==> flow/design.v <==
module comparator_9(
	output	[7:0]		out, 
	input					clk, 
	input					ldFilter, 
	input		[1:0]		selFilter, 
	input		[7:0]		in1, 
	input		[7:0]		in2, 
	input		[7:0]		in3, 
	input		[7:0]		in4, 
	input		[7:0]		in5, 
	input		[7:0]		in6, 
	input		[7:0]		in7, 
	input		[7:0]		in8, 
	input		[7:0]		in9
); 
wire	[7:0] max11, max12, max13, max21, max22, max23, max3; 
wire 	[7:0] med11, med12, med13, med21, med22, med23, med3; 
wire	[7:0]	min11, min12, min13, min21, min22, min23, min3; 
wire			en1, en2, en3; 
assign en1 = (ldFilter == 1) && (selFilter == 1); 
assign en2 = (ldFilter == 1) && (selFilter == 2); 
assign en3 = (ldFilter == 1) && (selFilter == 3); 
comparator comp11(.max (max11), .med (med11), .min (min11), .clk (clk), .en (en1), .in_1 (in1), .in_2 (in2), .in_3 (in3)); 
comparator comp12(.max (max12), .med (med12), .min (min12), .clk (clk), .en (en1), .in_1 (in4), .in_2 (in5), .in_3 (in6));
comparator comp13(.max (max13), .med (med13), .min (min13), .clk (clk), .en (en1), .in_1 (in7), .in_2 (in8), .in_3 (in9));
comparator comp21(.max (max21), .med (med21), .min (min21), .clk (clk), .en (en2), .in_1 (max11), .in_2 (max12), .in_3 (max13));
comparator comp22(.max (max22), .med (med22), .min (min22), .clk (clk), .en (en2), .in_1 (med11), .in_2 (med12), .in_3 (med13));
comparator comp23(.max (max23), .med (med23), .min (min23), .clk (clk), .en (en2), .in_1 (min11), .in_2 (min12), .in_3 (min13));
comparator comp3(.max (max3), .med (med3), .min (min3), .clk (clk), .en (en3), .in_1 (min21), .in_2 (med22), .in_3 (max23));
assign out = med3; 
endmodule
module comparator(
	output reg	[7:0]	max, 
	output reg	[7:0]	med, 
	output reg	[7:0]	min,
	input					clk, 
	input					en, 
	input			[7:0]	in_1, 
	input			[7:0]	in_2, 
	input			[7:0]	in_3
);
always@(posedge clk)
begin
	if(en)
	begin
	  if((in_1 >= in_2) && (in_1 >= in_3) && (in_2 >= in_3)) begin max <= in_1; med <= in_2; min <= in_3; end 
	  else if((in_1 >= in_2) && (in_1 >= in_3) && (in_3 >= in_2)) begin max <= in_1; med <= in_3; min <= in_2; end
	  else if((in_2 >= in_1) && (in_2 >= in_3) && (in_1 >= in_3)) begin max <= in_2; med <= in_1; min <= in_3; end
	  else if((in_2 >= in_1) && (in_2 >= in_3) && (in_3 >= in_1)) begin max <= in_2; med <= in_3; min <= in_1; end
	  else if((in_3 >= in_1) && (in_3 >= in_2) && (in_1 >= in_2)) begin max <= in_3; med <= in_1; min <= in_2; end
	  else if((in_3 >= in_1) && (in_3 >= in_2) && (in_2 >= in_1)) begin max <= in_3; med <= in_2; min <= in_1; end
	end
end
endmodule
module CU(
	output reg				ldAddr, 
	output reg	[2:0]		selAddr, 
	output reg				ldImage, 
	output reg	[2:0]		selImage, 
	output reg				ldFilter, 
	output reg 	[1:0]		selFilter, 
	output reg				done,
	input						clk, 
	input						rst
); 
reg	[3:0]	state; 
parameter S0 = 4'b0000, S1 = 4'b0001, S2 = 4'b0010, S3 = 4'b0011, S4 = 4'b0100, 
  S5 = 4'b0101, S6 = 4'b0110, S7 = 4'b0111, S8 = 4'b1000; 
parameter LENGTH = 640, WIDTH = 480; 
always@(posedge clk or negedge rst)
begin 
	if(!rst)	begin 
	  state <= 0;
	  ldAddr <= 0;			selAddr <= 0; 
	  ldImage <= 0;		selImage <= 0; 
	  ldFilter <= 0;		selFilter <= 0;  
	  done <= 0;  
	end
	else
	begin
		  ldAddr <= 0;			selAddr <= 0; 
		  ldImage <= 0;		selImage <= 0; 
		  ldFilter <= 0;		selFilter <= 0;  
		  done <= 0; 
		  case(state)
		  S0: 	begin state <= S1; 	ldAddr <= 1; 	selAddr <= 1; 		end 
		  S1: 	begin state <= S2; 	ldAddr <= 1; 	selAddr <= 2;  ldImage <= 1; 	selImage <= 1; end
		  S2: 	begin state <= S3; 	ldAddr <= 1; 	selAddr <= 3;  ldImage <= 1; 	selImage <= 2; end
		  S3: 	begin state <= S4; 	ldAddr <= 1; 	selAddr <= 4;  ldImage <= 1; 	selImage <= 3; end
		  S4: 	begin state <= S5; 	ldAddr <= 1; 	selAddr <= 5;  ldImage <= 1; 	selImage <= 4; end
		  S5: 	begin state <= S6;   ldImage <= 1; 	selImage <= 5; end		  
		  S6: 	begin state <= S7; 	ldFilter <= 1; 	selFilter <= 1; 	end 
		  S7: 	begin state <= S8; 	ldFilter <= 1; 	selFilter <= 2; 	end
		  S8: 	begin state <= S0; 	ldFilter <= 1; 	selFilter <= 3;   done <= 1; 	end
        default: begin state <= S0; end
        endcase
	end
end
endmodule 
module DU(
	output 		[7:0]		out, 
	output reg	[18:0]	out_address, 
	output reg				out_valid, 
	output		[18:0]	address_a, 
	output		[18:0]	address_b, 
	input			[7:0]		q_a, 
	input			[7:0]		q_b, 
	input 					clk, 
	input						rst, 
	input						ldAddr, 
	input			[2:0]		selAddr, 
	input 					ldImage,  
	input 		[2:0] 	selImage, 
	input 					ldFilter, 
	input 		[1:0]		selFilter, 
	input                done 
); 
reg 	[18:0]	addr_a; 
reg	[18:0]	addr_b; 
reg 	[7:0] 	in1;  
reg 	[7:0] 	in2; 
reg 	[7:0] 	in3;
reg 	[7:0] 	in4;  
reg 	[7:0] 	in5;  
reg 	[7:0] 	in6;  
reg 	[7:0] 	in7;  
reg 	[7:0] 	in8;  
reg 	[7:0] 	in9;
reg [10:0] column;
reg [9:0] row;
reg [1:0] extra_bits;
reg				ldImage_d; 
reg	[2:0]		selImage_d; 
reg				ldFilter_d; 
reg	[1:0]		selFilter_d; 
parameter LENGTH = 480, WIDTH = 640; 
always@(posedge clk or negedge rst)
begin 
  if(!rst) begin 
    ldImage_d <= 0; selImage_d <= 0; 
    ldFilter_d <= 0; selFilter_d <= 0; 
    out_valid <= 0; 
  end 
  else begin 
    ldImage_d <= ldImage; selImage_d <= selImage; 
    ldFilter_d <= ldFilter; selFilter_d <= selFilter; 
    out_valid <= ldFilter_d && (selFilter_d == 3); 
  end 
end
always@(posedge clk or negedge rst)
begin 
  if(!rst) begin 
    column <= 0; row <= 0; 
  end 
  else if(done) begin 
    if(column == LENGTH - 1) 
	   begin column <= 0; row <= (row == WIDTH - 1) ? 10'd0 : row + 1; end 
	 else column <= column + 1; 
  end
end
always@(posedge clk)
begin 
  if(done) out_address <= LENGTH * row + column; 
end
always@(posedge clk or negedge rst) begin
  if(!rst) begin
    addr_a <= 0; addr_b <= 0;
  end
  else if(ldAddr) begin
  if(row > 0 && row < (WIDTH - 1) && column > 0 && column < (LENGTH - 1) ) begin
    case(selAddr)
    1: begin 	{extra_bits, addr_a} <= LENGTH * (row - 1) + column - 1 ; 	
	  			   {extra_bits, addr_b} <= LENGTH * (row - 1) + column; 	
		 end 
    2: begin 	{extra_bits, addr_a} <= LENGTH * (row - 1) + column + 1; 	
				   {extra_bits, addr_b} <= LENGTH * row + column - 1; 			
		 end
    3: begin 	{extra_bits, addr_a} <= LENGTH * row + column; 	
				   {extra_bits, addr_b} <= LENGTH * row + column + 1; 	
		 end
    4: begin 	{extra_bits, addr_a} <= LENGTH * (row + 1) + column - 1; 	
				   {extra_bits, addr_b} <= LENGTH * (row + 1) + column; 	
		 end
    5: begin 	{extra_bits, addr_a} <= LENGTH * (row + 1) + column + 1;
		 end
  endcase
  end
  else if ((row == 0) || (column == 0) || (column == (LENGTH-1)) || (row == (WIDTH-1) )) begin
    if(selAddr != 0)
    begin  {extra_bits, addr_a} <= LENGTH * row + column; 
			  {extra_bits, addr_b} <= LENGTH * row + column;
			  end
  end 
  end  
  end  
assign address_a = addr_a; 
assign address_b = addr_b; 
always@(posedge clk)
begin 
  if(ldImage_d) 
  begin 
    case(selImage_d)
	 1: begin in1 <= q_a; in2 <= q_b; end 
	 2: begin in3 <= q_a; in4 <= q_b; end
	 3: begin in5 <= q_a; in6 <= q_b; end
	 4: begin in7 <= q_a; in8 <= q_b; end
	 5: begin in9 <= q_a; end
    endcase 
  end 
end
comparator_9 comp(	
	.out				(out), 
	.clk				(clk), 
	.ldFilter		(ldFilter_d), 
	.selFilter		(selFilter_d), 
	.in1				(in1), 
	.in2				(in2), 
	.in3				(in3), 
	.in4				(in4), 
	.in5				(in5), 
	.in6				(in6), 
	.in7				(in7), 
	.in8				(in8), 
	.in9				(in9)
);
endmodule 
module medianFilter(
	output	[7:0]		out, 
	output 	[18:0]	out_address, 
	output				out_valid, 
	output	[18:0]	address_a, 
	output	[18:0]	address_b, 
	input		[7:0]		q_a, 
	input		[7:0]		q_b, 
	input					clk, 
	input 				rst
); 
wire 			ldAddr; 
wire			ldImage; 
wire 			ldFilter; 
wire 			done; 
wire	[2:0]	selAddr; 
wire 	[1:0]	selFilter; 
wire 	[2:0]	selImage; 
DU du(
	.out					(out), 
	.out_address		(out_address), 
	.out_valid			(out_valid), 
	.address_a			(address_a), 
	.address_b			(address_b), 
	.q_a					(q_a), 
	.q_b					(q_b), 
	.clk					(clk), 
	.rst					(rst), 
	.ldAddr				(ldAddr), 
	.selAddr				(selAddr), 
	.ldImage				(ldImage), 
	.selImage			(selImage), 
	.ldFilter			(ldFilter), 
	.selFilter			(selFilter), 
	.done             (done)
); 
CU	cu(
	.ldAddr				(ldAddr), 
	.selAddr				(selAddr), 
	.ldImage				(ldImage), 
	.selImage			(selImage), 
	.ldFilter			(ldFilter), 
	.selFilter			(selFilter), 
	.done					(done), 
	.clk					(clk), 
	.rst					(rst)
); 
endmodule 
Memo
Re: synthesis data of medianFilter

======== Reports on medianFilter ========
Each step is given for the RTL above and for the edited RTL.
"before" refers to lines of the RTL above, "after" to lines of the edited file.
"change": "after" minus "before" as printed here. "relative change": 100 x difference / "before".
Operators carry their Yosys type and port widths (W data, S select, Z words).
Not given: --
design
  top module .............................. medianFilter
  clock port .............................. clk
  library ................................. sky130hd
  corner .................................. tt_025C_1v80

======== The edit ========
The edit as a unified diff against the file above.
The edited RTL no longer does the same as the RTL above: the edit was made by script, with no optimisation intended.
begin of diff
@@ -138,14 +138,15 @@
 begin 
   if(!rst) begin 
-    ldImage_d <= 0; selImage_d <= 0; 
+    ldImage_d <= 0; 
     ldFilter_d <= 0; selFilter_d <= 0; 
     out_valid <= 0; 
   end 
   else begin 
-    ldImage_d <= ldImage; selImage_d <= selImage; 
+    ldImage_d <= ldImage; 
     ldFilter_d <= ldFilter; selFilter_d <= selFilter; 
     out_valid <= ldFilter_d && (selFilter_d == 3); 
   end 
 end
+always @(*) selImage_d = selImage;
 always@(posedge clk or negedge rst)
 begin 
end of diff

======== After elaboration ========
Source: Yosys, flattened and elaborated, memories not mapped. Widths are those after wreduce. Registers that Yosys merges into a memory's read port (data or address) are not register bits. Print and check cells do not count. Equal cells are merged and count once.
bit counts
  what                             before  after  change  relative change (%)
  register bits after elaboration  278     275    -3      -1.08
  elaborated cells                 323     322    -1      -0.31
operators by class
  what                  before  after  change  relative change (%)
  $add $sub $neg        12      12     0       0.00
  $mul                  3       3      0       0.00
  order comparisons     46      46     0       0.00
  eq/ne operators       25      25     0       0.00
  multiplexer cells     94      94     0       0.00
  reduce/logical cells  103     103    0       0.00
Unchanged operator kinds not shown: 49.

======== Logic depth ========
Yosys ltp: most cells in a row. Word level: on the elaborated netlist, between registers, memories and ports. Mapped: between sequential cells and ports; inverters and the memories' decode and read muxes count.
depth
  what                          before  after  change  relative change (%)
  depth after elaboration       9       9      0       0.00
  ABC_AREA                      0       0      --      --
  depth in mapped cells         25      26     +1      +4.00
  mapped depth without buffers  24      25     +1      +4.17

======== After synthesis ========
Yosys stat after the flow's synthesis: flattened, memories mapped to cells. It holds for the ABC_AREA given above (unset counts as 0); a run with the other value may have another netlist.
cells by type
  cell type                  before  after  change  relative change (%)
  sky130_fd_sc_hd__nor2_1    188     233    +45     +23.94
  sky130_fd_sc_hd__a211oi_1  17      45     +28     +164.71
  sky130_fd_sc_hd__a221oi_1  4       19     +15     +375.00
  sky130_fd_sc_hd__a21oi_1   180     166    -14     -7.78
  sky130_fd_sc_hd__a22oi_1   7       21     +14     +200.00
  sky130_fd_sc_hd__nor3_1    38      51     +13     +34.21
  sky130_fd_sc_hd__clkbuf_1  52      64     +12     +23.08
  sky130_fd_sc_hd__mux2i_1   48      36     -12     -25.00
  sky130_fd_sc_hd__inv_1     257     246    -11     -4.28
  sky130_fd_sc_hd__nand2b_1  47      36     -11     -23.40
  sky130_fd_sc_hd__o221a_2   12      2      -10     -83.33
  sky130_fd_sc_hd__o21ai_0   175     167    -8      -4.57
  sky130_fd_sc_hd__xnor2_1   86      93     +7      +8.14
  sky130_fd_sc_hd__xor2_1    36      43     +7      +19.44
  sky130_fd_sc_hd__o221ai_1  11      4      -7      -63.64
  sky130_fd_sc_hd__dfrtp_1   87      81     -6      -6.90
  sky130_fd_sc_hd__a21o_1    49      43     -6      -12.24
  sky130_fd_sc_hd__o211ai_1  12      18     +6      +50.00
Unchanged cell types not shown: 11.
Not every row of either side is listed.
mapped netlist
  what                  before   after    change  relative change (%)
  cell count            2576     2631     +55     +2.14
  synthesis area (µm²)  24080.6  24124.4  +43.8   +0.18
  flip-flop cells       283      277      -6      -2.12
  buffer cells          58       70       +12     +20.69
The figures by module come from a second, unflattened synthesis with its own total; it is not the netlist above.
second synthesis, totals
  what                                           before   after    change  relative change (%)
  cells (unflattened synthesis)                  3139     3197     +58     +1.85
  area total of the unflattened synthesis (µm²)  29477.0  29738.5  +261.5  +0.89
Rows give one instance, submodules left out.
modules, before
  module        instances  cells  area (µm²)  seq. area (µm²)
  comparator    7          253    2287.2      720.7
  DU            1          1333   12839.8     4409.2
  CU            1          32     601.8       526.8
  comparator_9  1          3      25.0        0.0
  medianFilter  1          0      0.0         0.0
modules, after
  module        instances  cells  area (µm²)  seq. area (µm²)
  comparator    7          253    2287.2      720.7
  DU            1          1391   13101.3     4334.2
  CU            1          32     601.8       526.8
  comparator_9  1          3      25.0        0.0
  medianFilter  1          0      0.0         0.0

======== Worst setup path after synthesis ========
Path of least setup slack by OpenSTA after synthesis, without wires, with an ideal clock, recovery checks aside; 20% of the period is set as input and as output delay. Where synthesis merged equal registers, the netlist keeps one of their names.
path post-synthesis
  what                           before                  after                   change  relative change (%)
  path kind                      flip-flop to flip-flop  flip-flop to flip-flop  --      --
  start point                    register du.row[0]      register du.row[0]      --      --
  end point                      register du.addr_a[16]  register du.addr_a[17]  --      --
  clock period (ns)              7.0                     7.0                     0.0     0.00
  library setup time (ns)        0.080                   0.066                   -0.014  --
  time at the first pin (ns)     0.000                   0.000                   0.000   --
  arrival (ns)                   5.625                   6.089                   +0.464  +8.25
  setup slack (ns)               1.295                   0.844                   -0.451  --
  delay of the path (ns)         5.705                   6.155                   +0.450  +7.89
  driving pins on the path       24                      23                      -1      -4.17
  path buffers                   1                       1                       0       0.00
  synthesis period reached (ns)  5.705                   6.156                   +0.451  +7.91
"delay of the path" = arrival - input delay + setup time.
"driving pins on the path" counts driving pins, that of a launching flip-flop among them; a cell with two outputs on the path counts twice.
"synthesis period reached" = period - worst setup slack (recovery checks aside). The figure is calculated, with input and output delays left at 20% of the set period.
Between the ends stands the longest chain of elaborated cells between them, by number of cells; it is not shown to be the way that was timed. Of several equally long chains one is given.
Each line given opens the expression or statement behind the cell; cells for indexed reads and writes are added by Yosys, which also makes memories of some case tables.
on the way, post-synthesis, before
  path through ............................ sky130_fd_sc_hd__dfrtp_1 -> sky130_fd_sc_hd__clkbuf_1 -> sky130_fd_sc_hd__inv_1 -> sky130_fd_sc_hd__ha_1 -> sky130_fd_sc_hd__xnor2_1 -> sky130_fd_sc_hd__inv_1 -> sky130_fd_sc_hd__ha_1 -> sky130_fd_sc_hd__xor2_1 -> sky130_fd_sc_hd__fa_1 -> sky130_fd_sc_hd__inv_1 -> sky130_fd_sc_hd__ha_1 -> sky130_fd_sc_hd__a21oi_1 -> sky130_fd_sc_hd__xnor2_1 -> sky130_fd_sc_hd__ha_1 -> sky130_fd_sc_hd__or2_2 -> sky130_fd_sc_hd__o32a_1 -> sky130_fd_sc_hd__a21boi_0 -> sky130_fd_sc_hd__or3_1 -> sky130_fd_sc_hd__and4_1 -> sky130_fd_sc_hd__nand4_4 -> sky130_fd_sc_hd__or4_1 -> sky130_fd_sc_hd__a21oi_1 -> sky130_fd_sc_hd__o311ai_1 -> sky130_fd_sc_hd__a2bb2oi_1
  length of the longest elaborated chain .. 6
  elaborated cells on any way between the ends .. 30
  those cells by class .................... add/sub: 9; mul: 3; compare: 2; eq/ne: 2; mux: 4; reduce/logical: 10
RTL lines, path post-synthesis, before
  what              RTL line  source
  from (decl)       130       reg [9:0] row;
  from (assign)     153       column <= 0; row <= 0;
  from (assign)     157       begin column <= 0; row <= (row == WIDTH - 1) ? 10'd0 : row + 1; end
  $add A10 B1 Y11   184       5: begin {extra_bits, addr_a} <= LENGTH * (row + 1) + column + 1;
  $mul A4 B11 Y14   184
  $add A19 B11 Y19  184
  $add A19 B1 Y19   184
  $pmux W19 S5      171       case(selAddr)
  $mux W19          170       if(row > 0 && row < (WIDTH - 1) && column > 0 && column < (LENGTH - 1) ) begin
  to (assign)       167       addr_a <= 0; addr_b <= 0;
  to (decl)         118       reg [18:0] addr_a;
on the way, post-synthesis, after
  path through ............................ sky130_fd_sc_hd__dfrtp_1 -> sky130_fd_sc_hd__clkbuf_1 -> sky130_fd_sc_hd__inv_1 -> sky130_fd_sc_hd__ha_1 -> sky130_fd_sc_hd__xnor2_1 -> sky130_fd_sc_hd__inv_1 -> sky130_fd_sc_hd__ha_1 -> sky130_fd_sc_hd__xor2_1 -> sky130_fd_sc_hd__fa_1 -> sky130_fd_sc_hd__inv_1 -> sky130_fd_sc_hd__ha_1 -> sky130_fd_sc_hd__a21oi_1 -> sky130_fd_sc_hd__xnor2_1 -> sky130_fd_sc_hd__ha_1 -> sky130_fd_sc_hd__o41ai_2 -> sky130_fd_sc_hd__nor2_1 -> sky130_fd_sc_hd__xor2_1 -> sky130_fd_sc_hd__mux2i_1 -> sky130_fd_sc_hd__a211o_1 -> sky130_fd_sc_hd__or4_1 -> sky130_fd_sc_hd__or3_1 -> sky130_fd_sc_hd__a311oi_1 -> sky130_fd_sc_hd__o31a_1
  length of the longest elaborated chain .. 6
  elaborated cells on any way between the ends .. 30
  those cells by class .................... add/sub: 9; mul: 3; compare: 2; eq/ne: 2; mux: 4; reduce/logical: 10
RTL lines, path post-synthesis, after
  what              RTL line  source
  from (decl)       130       reg [9:0] row;
  from (assign)     154       column <= 0; row <= 0;
  from (assign)     158       begin column <= 0; row <= (row == WIDTH - 1) ? 10'd0 : row + 1; end
  $add A10 B1 Y11   185       5: begin {extra_bits, addr_a} <= LENGTH * (row + 1) + column + 1;
  $mul A4 B11 Y14   185
  $add A19 B11 Y19  185
  $add A19 B1 Y19   185
  $pmux W19 S5      172       case(selAddr)
  $mux W19          171       if(row > 0 && row < (WIDTH - 1) && column > 0 && column < (LENGTH - 1) ) begin
  to (assign)       168       addr_a <= 0; addr_b <= 0;
  to (decl)         118       reg [18:0] addr_a;

======== Timing after layout ========
From the final timing report of the runs of pair A: the path of least setup slack in the routed layout; clock arrival at registers is part of the times.
path post-layout
  what                        before                  after                   change  relative change (%)
  path kind                   flip-flop to flip-flop  flip-flop to flip-flop  --      --
  start point                 register du.row[3]      register du.row[1]      --      --
  end point                   register du.addr_a[16]  register du.addr_a[17]  --      --
  clock period (ns)           6.67                    6.67                    0.00    0.00
  library setup time (ns)     0.07                    0.06                    -0.01   --
  time at the first pin (ns)  0.55                    0.54                    -0.01   -1.82
  arrival (ns)                6.64                    6.83                    +0.19   +2.86
  setup slack (ns)            0.52                    0.33                    -0.19   --
  driving pins on the path    22                      22                      0       0.00
  path buffers                0                       0                       0       --
Between the ends stands the longest chain of elaborated cells between them, by number of cells; it is not shown to be the way that was timed. Of several equally long chains one is given.
on the way, post-layout, before
  path through ............................ sky130_fd_sc_hd__dfrtp_1 -> sky130_fd_sc_hd__inv_1 -> sky130_fd_sc_hd__ha_1 -> sky130_fd_sc_hd__nand2_1 -> sky130_fd_sc_hd__xnor2_1 -> sky130_fd_sc_hd__xnor2_1 -> sky130_fd_sc_hd__xnor2_1 -> sky130_fd_sc_hd__fa_1 -> sky130_fd_sc_hd__inv_1 -> sky130_fd_sc_hd__ha_1 -> sky130_fd_sc_hd__xnor2_1 -> sky130_fd_sc_hd__ha_1 -> sky130_fd_sc_hd__or2_2 -> sky130_fd_sc_hd__o32a_1 -> sky130_fd_sc_hd__a21boi_0 -> sky130_fd_sc_hd__or3_1 -> sky130_fd_sc_hd__and4_1 -> sky130_fd_sc_hd__nand4_4 -> sky130_fd_sc_hd__or4_1 -> sky130_fd_sc_hd__a21oi_1 -> sky130_fd_sc_hd__o311ai_1 -> sky130_fd_sc_hd__a2bb2oi_1
  length of the longest elaborated chain .. 6
  elaborated cells on any way between the ends .. 30
  those cells by class .................... add/sub: 9; mul: 3; compare: 2; eq/ne: 2; mux: 4; reduce/logical: 10
RTL lines, path post-layout, before
  what              RTL line  source
  from (decl)       130       reg [9:0] row;
  from (assign)     153       column <= 0; row <= 0;
  from (assign)     157       begin column <= 0; row <= (row == WIDTH - 1) ? 10'd0 : row + 1; end
  $add A10 B1 Y11   184       5: begin {extra_bits, addr_a} <= LENGTH * (row + 1) + column + 1;
  $mul A4 B11 Y14   184
  $add A19 B11 Y19  184
  $add A19 B1 Y19   184
  $pmux W19 S5      171       case(selAddr)
  $mux W19          170       if(row > 0 && row < (WIDTH - 1) && column > 0 && column < (LENGTH - 1) ) begin
  to (assign)       167       addr_a <= 0; addr_b <= 0;
  to (decl)         118       reg [18:0] addr_a;
on the way, post-layout, after
  path through ............................ sky130_fd_sc_hd__dfrtp_1 -> sky130_fd_sc_hd__inv_1 -> sky130_fd_sc_hd__ha_1 -> sky130_fd_sc_hd__xor2_2 -> sky130_fd_sc_hd__inv_1 -> sky130_fd_sc_hd__ha_1 -> sky130_fd_sc_hd__ha_1 -> sky130_fd_sc_hd__xnor2_1 -> sky130_fd_sc_hd__inv_1 -> sky130_fd_sc_hd__fa_1 -> sky130_fd_sc_hd__inv_1 -> sky130_fd_sc_hd__ha_1 -> sky130_fd_sc_hd__o21ai_0 -> sky130_fd_sc_hd__o21bai_2 -> sky130_fd_sc_hd__o211ai_1 -> sky130_fd_sc_hd__xor2_1 -> sky130_fd_sc_hd__mux2i_1 -> sky130_fd_sc_hd__a211o_1 -> sky130_fd_sc_hd__or4_1 -> sky130_fd_sc_hd__or3_1 -> sky130_fd_sc_hd__a311oi_1 -> sky130_fd_sc_hd__o31a_1
  length of the longest elaborated chain .. 6
  elaborated cells on any way between the ends .. 30
  those cells by class .................... add/sub: 9; mul: 3; compare: 2; eq/ne: 2; mux: 4; reduce/logical: 10
RTL lines, path post-layout, after
  what              RTL line  source
  from (decl)       130       reg [9:0] row;
  from (assign)     154       column <= 0; row <= 0;
  from (assign)     158       begin column <= 0; row <= (row == WIDTH - 1) ? 10'd0 : row + 1; end
  $add A10 B1 Y11   185       5: begin {extra_bits, addr_a} <= LENGTH * (row + 1) + column + 1;
  $mul A4 B11 Y14   185
  $add A19 B11 Y19  185
  $add A19 B1 Y19   185
  $pmux W19 S5      172       case(selAddr)
  $mux W19          171       if(row > 0 && row < (WIDTH - 1) && column > 0 && column < (LENGTH - 1) ) begin
  to (assign)       168       addr_a <= 0; addr_b <= 0;
  to (decl)         118       reg [18:0] addr_a;

======== Measured runs ========
Both versions went through the flow (Yosys, OpenROAD) with the same settings in each pair. Constraints: input delay and output delay 20% of the set period each, output load 0.01 pF.
flow settings, pair A
  CORE_UTILIZATION ........................ 40
  PLACE_DENSITY ........................... 0.6
  period_ns ............................... 6.67
  CAP_MARGIN .............................. 20
  CORE_MARGIN ............................. 2
  SLEW_MARGIN ............................. 20
results, pair A
  what                                          before   after    change  relative change (%)
  synthesis area (µm²)                          24080.6  24124.4  +43.8   +0.18
  overall die area (µm²)                        62180.4  62290.2  +109.8  +0.18
  standard-cell area of the final layout (µm²)  27123.5  27166.1  +42.6   +0.16
  setup slack of the worst path (ns)            0.518    0.329    -0.189  --
  summed negative setup slack (ns)              0.000    0.000    0.000   --
  total power after layout (µW)                 3844     3721     -123    -3.20
  period reached (ns)                           6.152    6.341    +0.189  +3.07
flow settings, pair B
  CELL_PAD_IN_SITES_GLOBAL_PLACEMENT ...... 2
  CORE_ASPECT_RATIO ....................... 0.96
  CORE_MARGIN ............................. 9
  CORE_UTILIZATION ........................ 24
  GPL_ROUTABILITY_DRIVEN .................. 0
  MIN_ROUTING_LAYER ....................... met2
  TNS_END_PERCENT ......................... 70
  period_ns ............................... 8.41
  CAP_MARGIN .............................. 20
  SLEW_MARGIN ............................. 20
results, pair B
  what                                          before    after     change  relative change (%)
  synthesis area (µm²)                          24080.6   24124.4   +43.8   +0.18
  overall die area (µm²)                        112066.0  112258.0  +192.0  +0.17
  standard-cell area of the final layout (µm²)  27771.6   27812.9   +41.3   +0.15
  setup slack of the worst path (ns)            1.697     1.207     -0.490  --
  summed negative setup slack (ns)              0.000     0.000     0.000   --
  total power after layout (µW)                 3073      3075      +2      +0.07
  period reached (ns)                           6.713     7.203     +0.490  +7.30
By "period reached" is meant the clock period of the run minus its worst setup slack. This is arithmetic on one report: input and output delays are still those of the set period (20% each).
"total power after layout": no workload was simulated; the value follows from the tool's default switching activity.
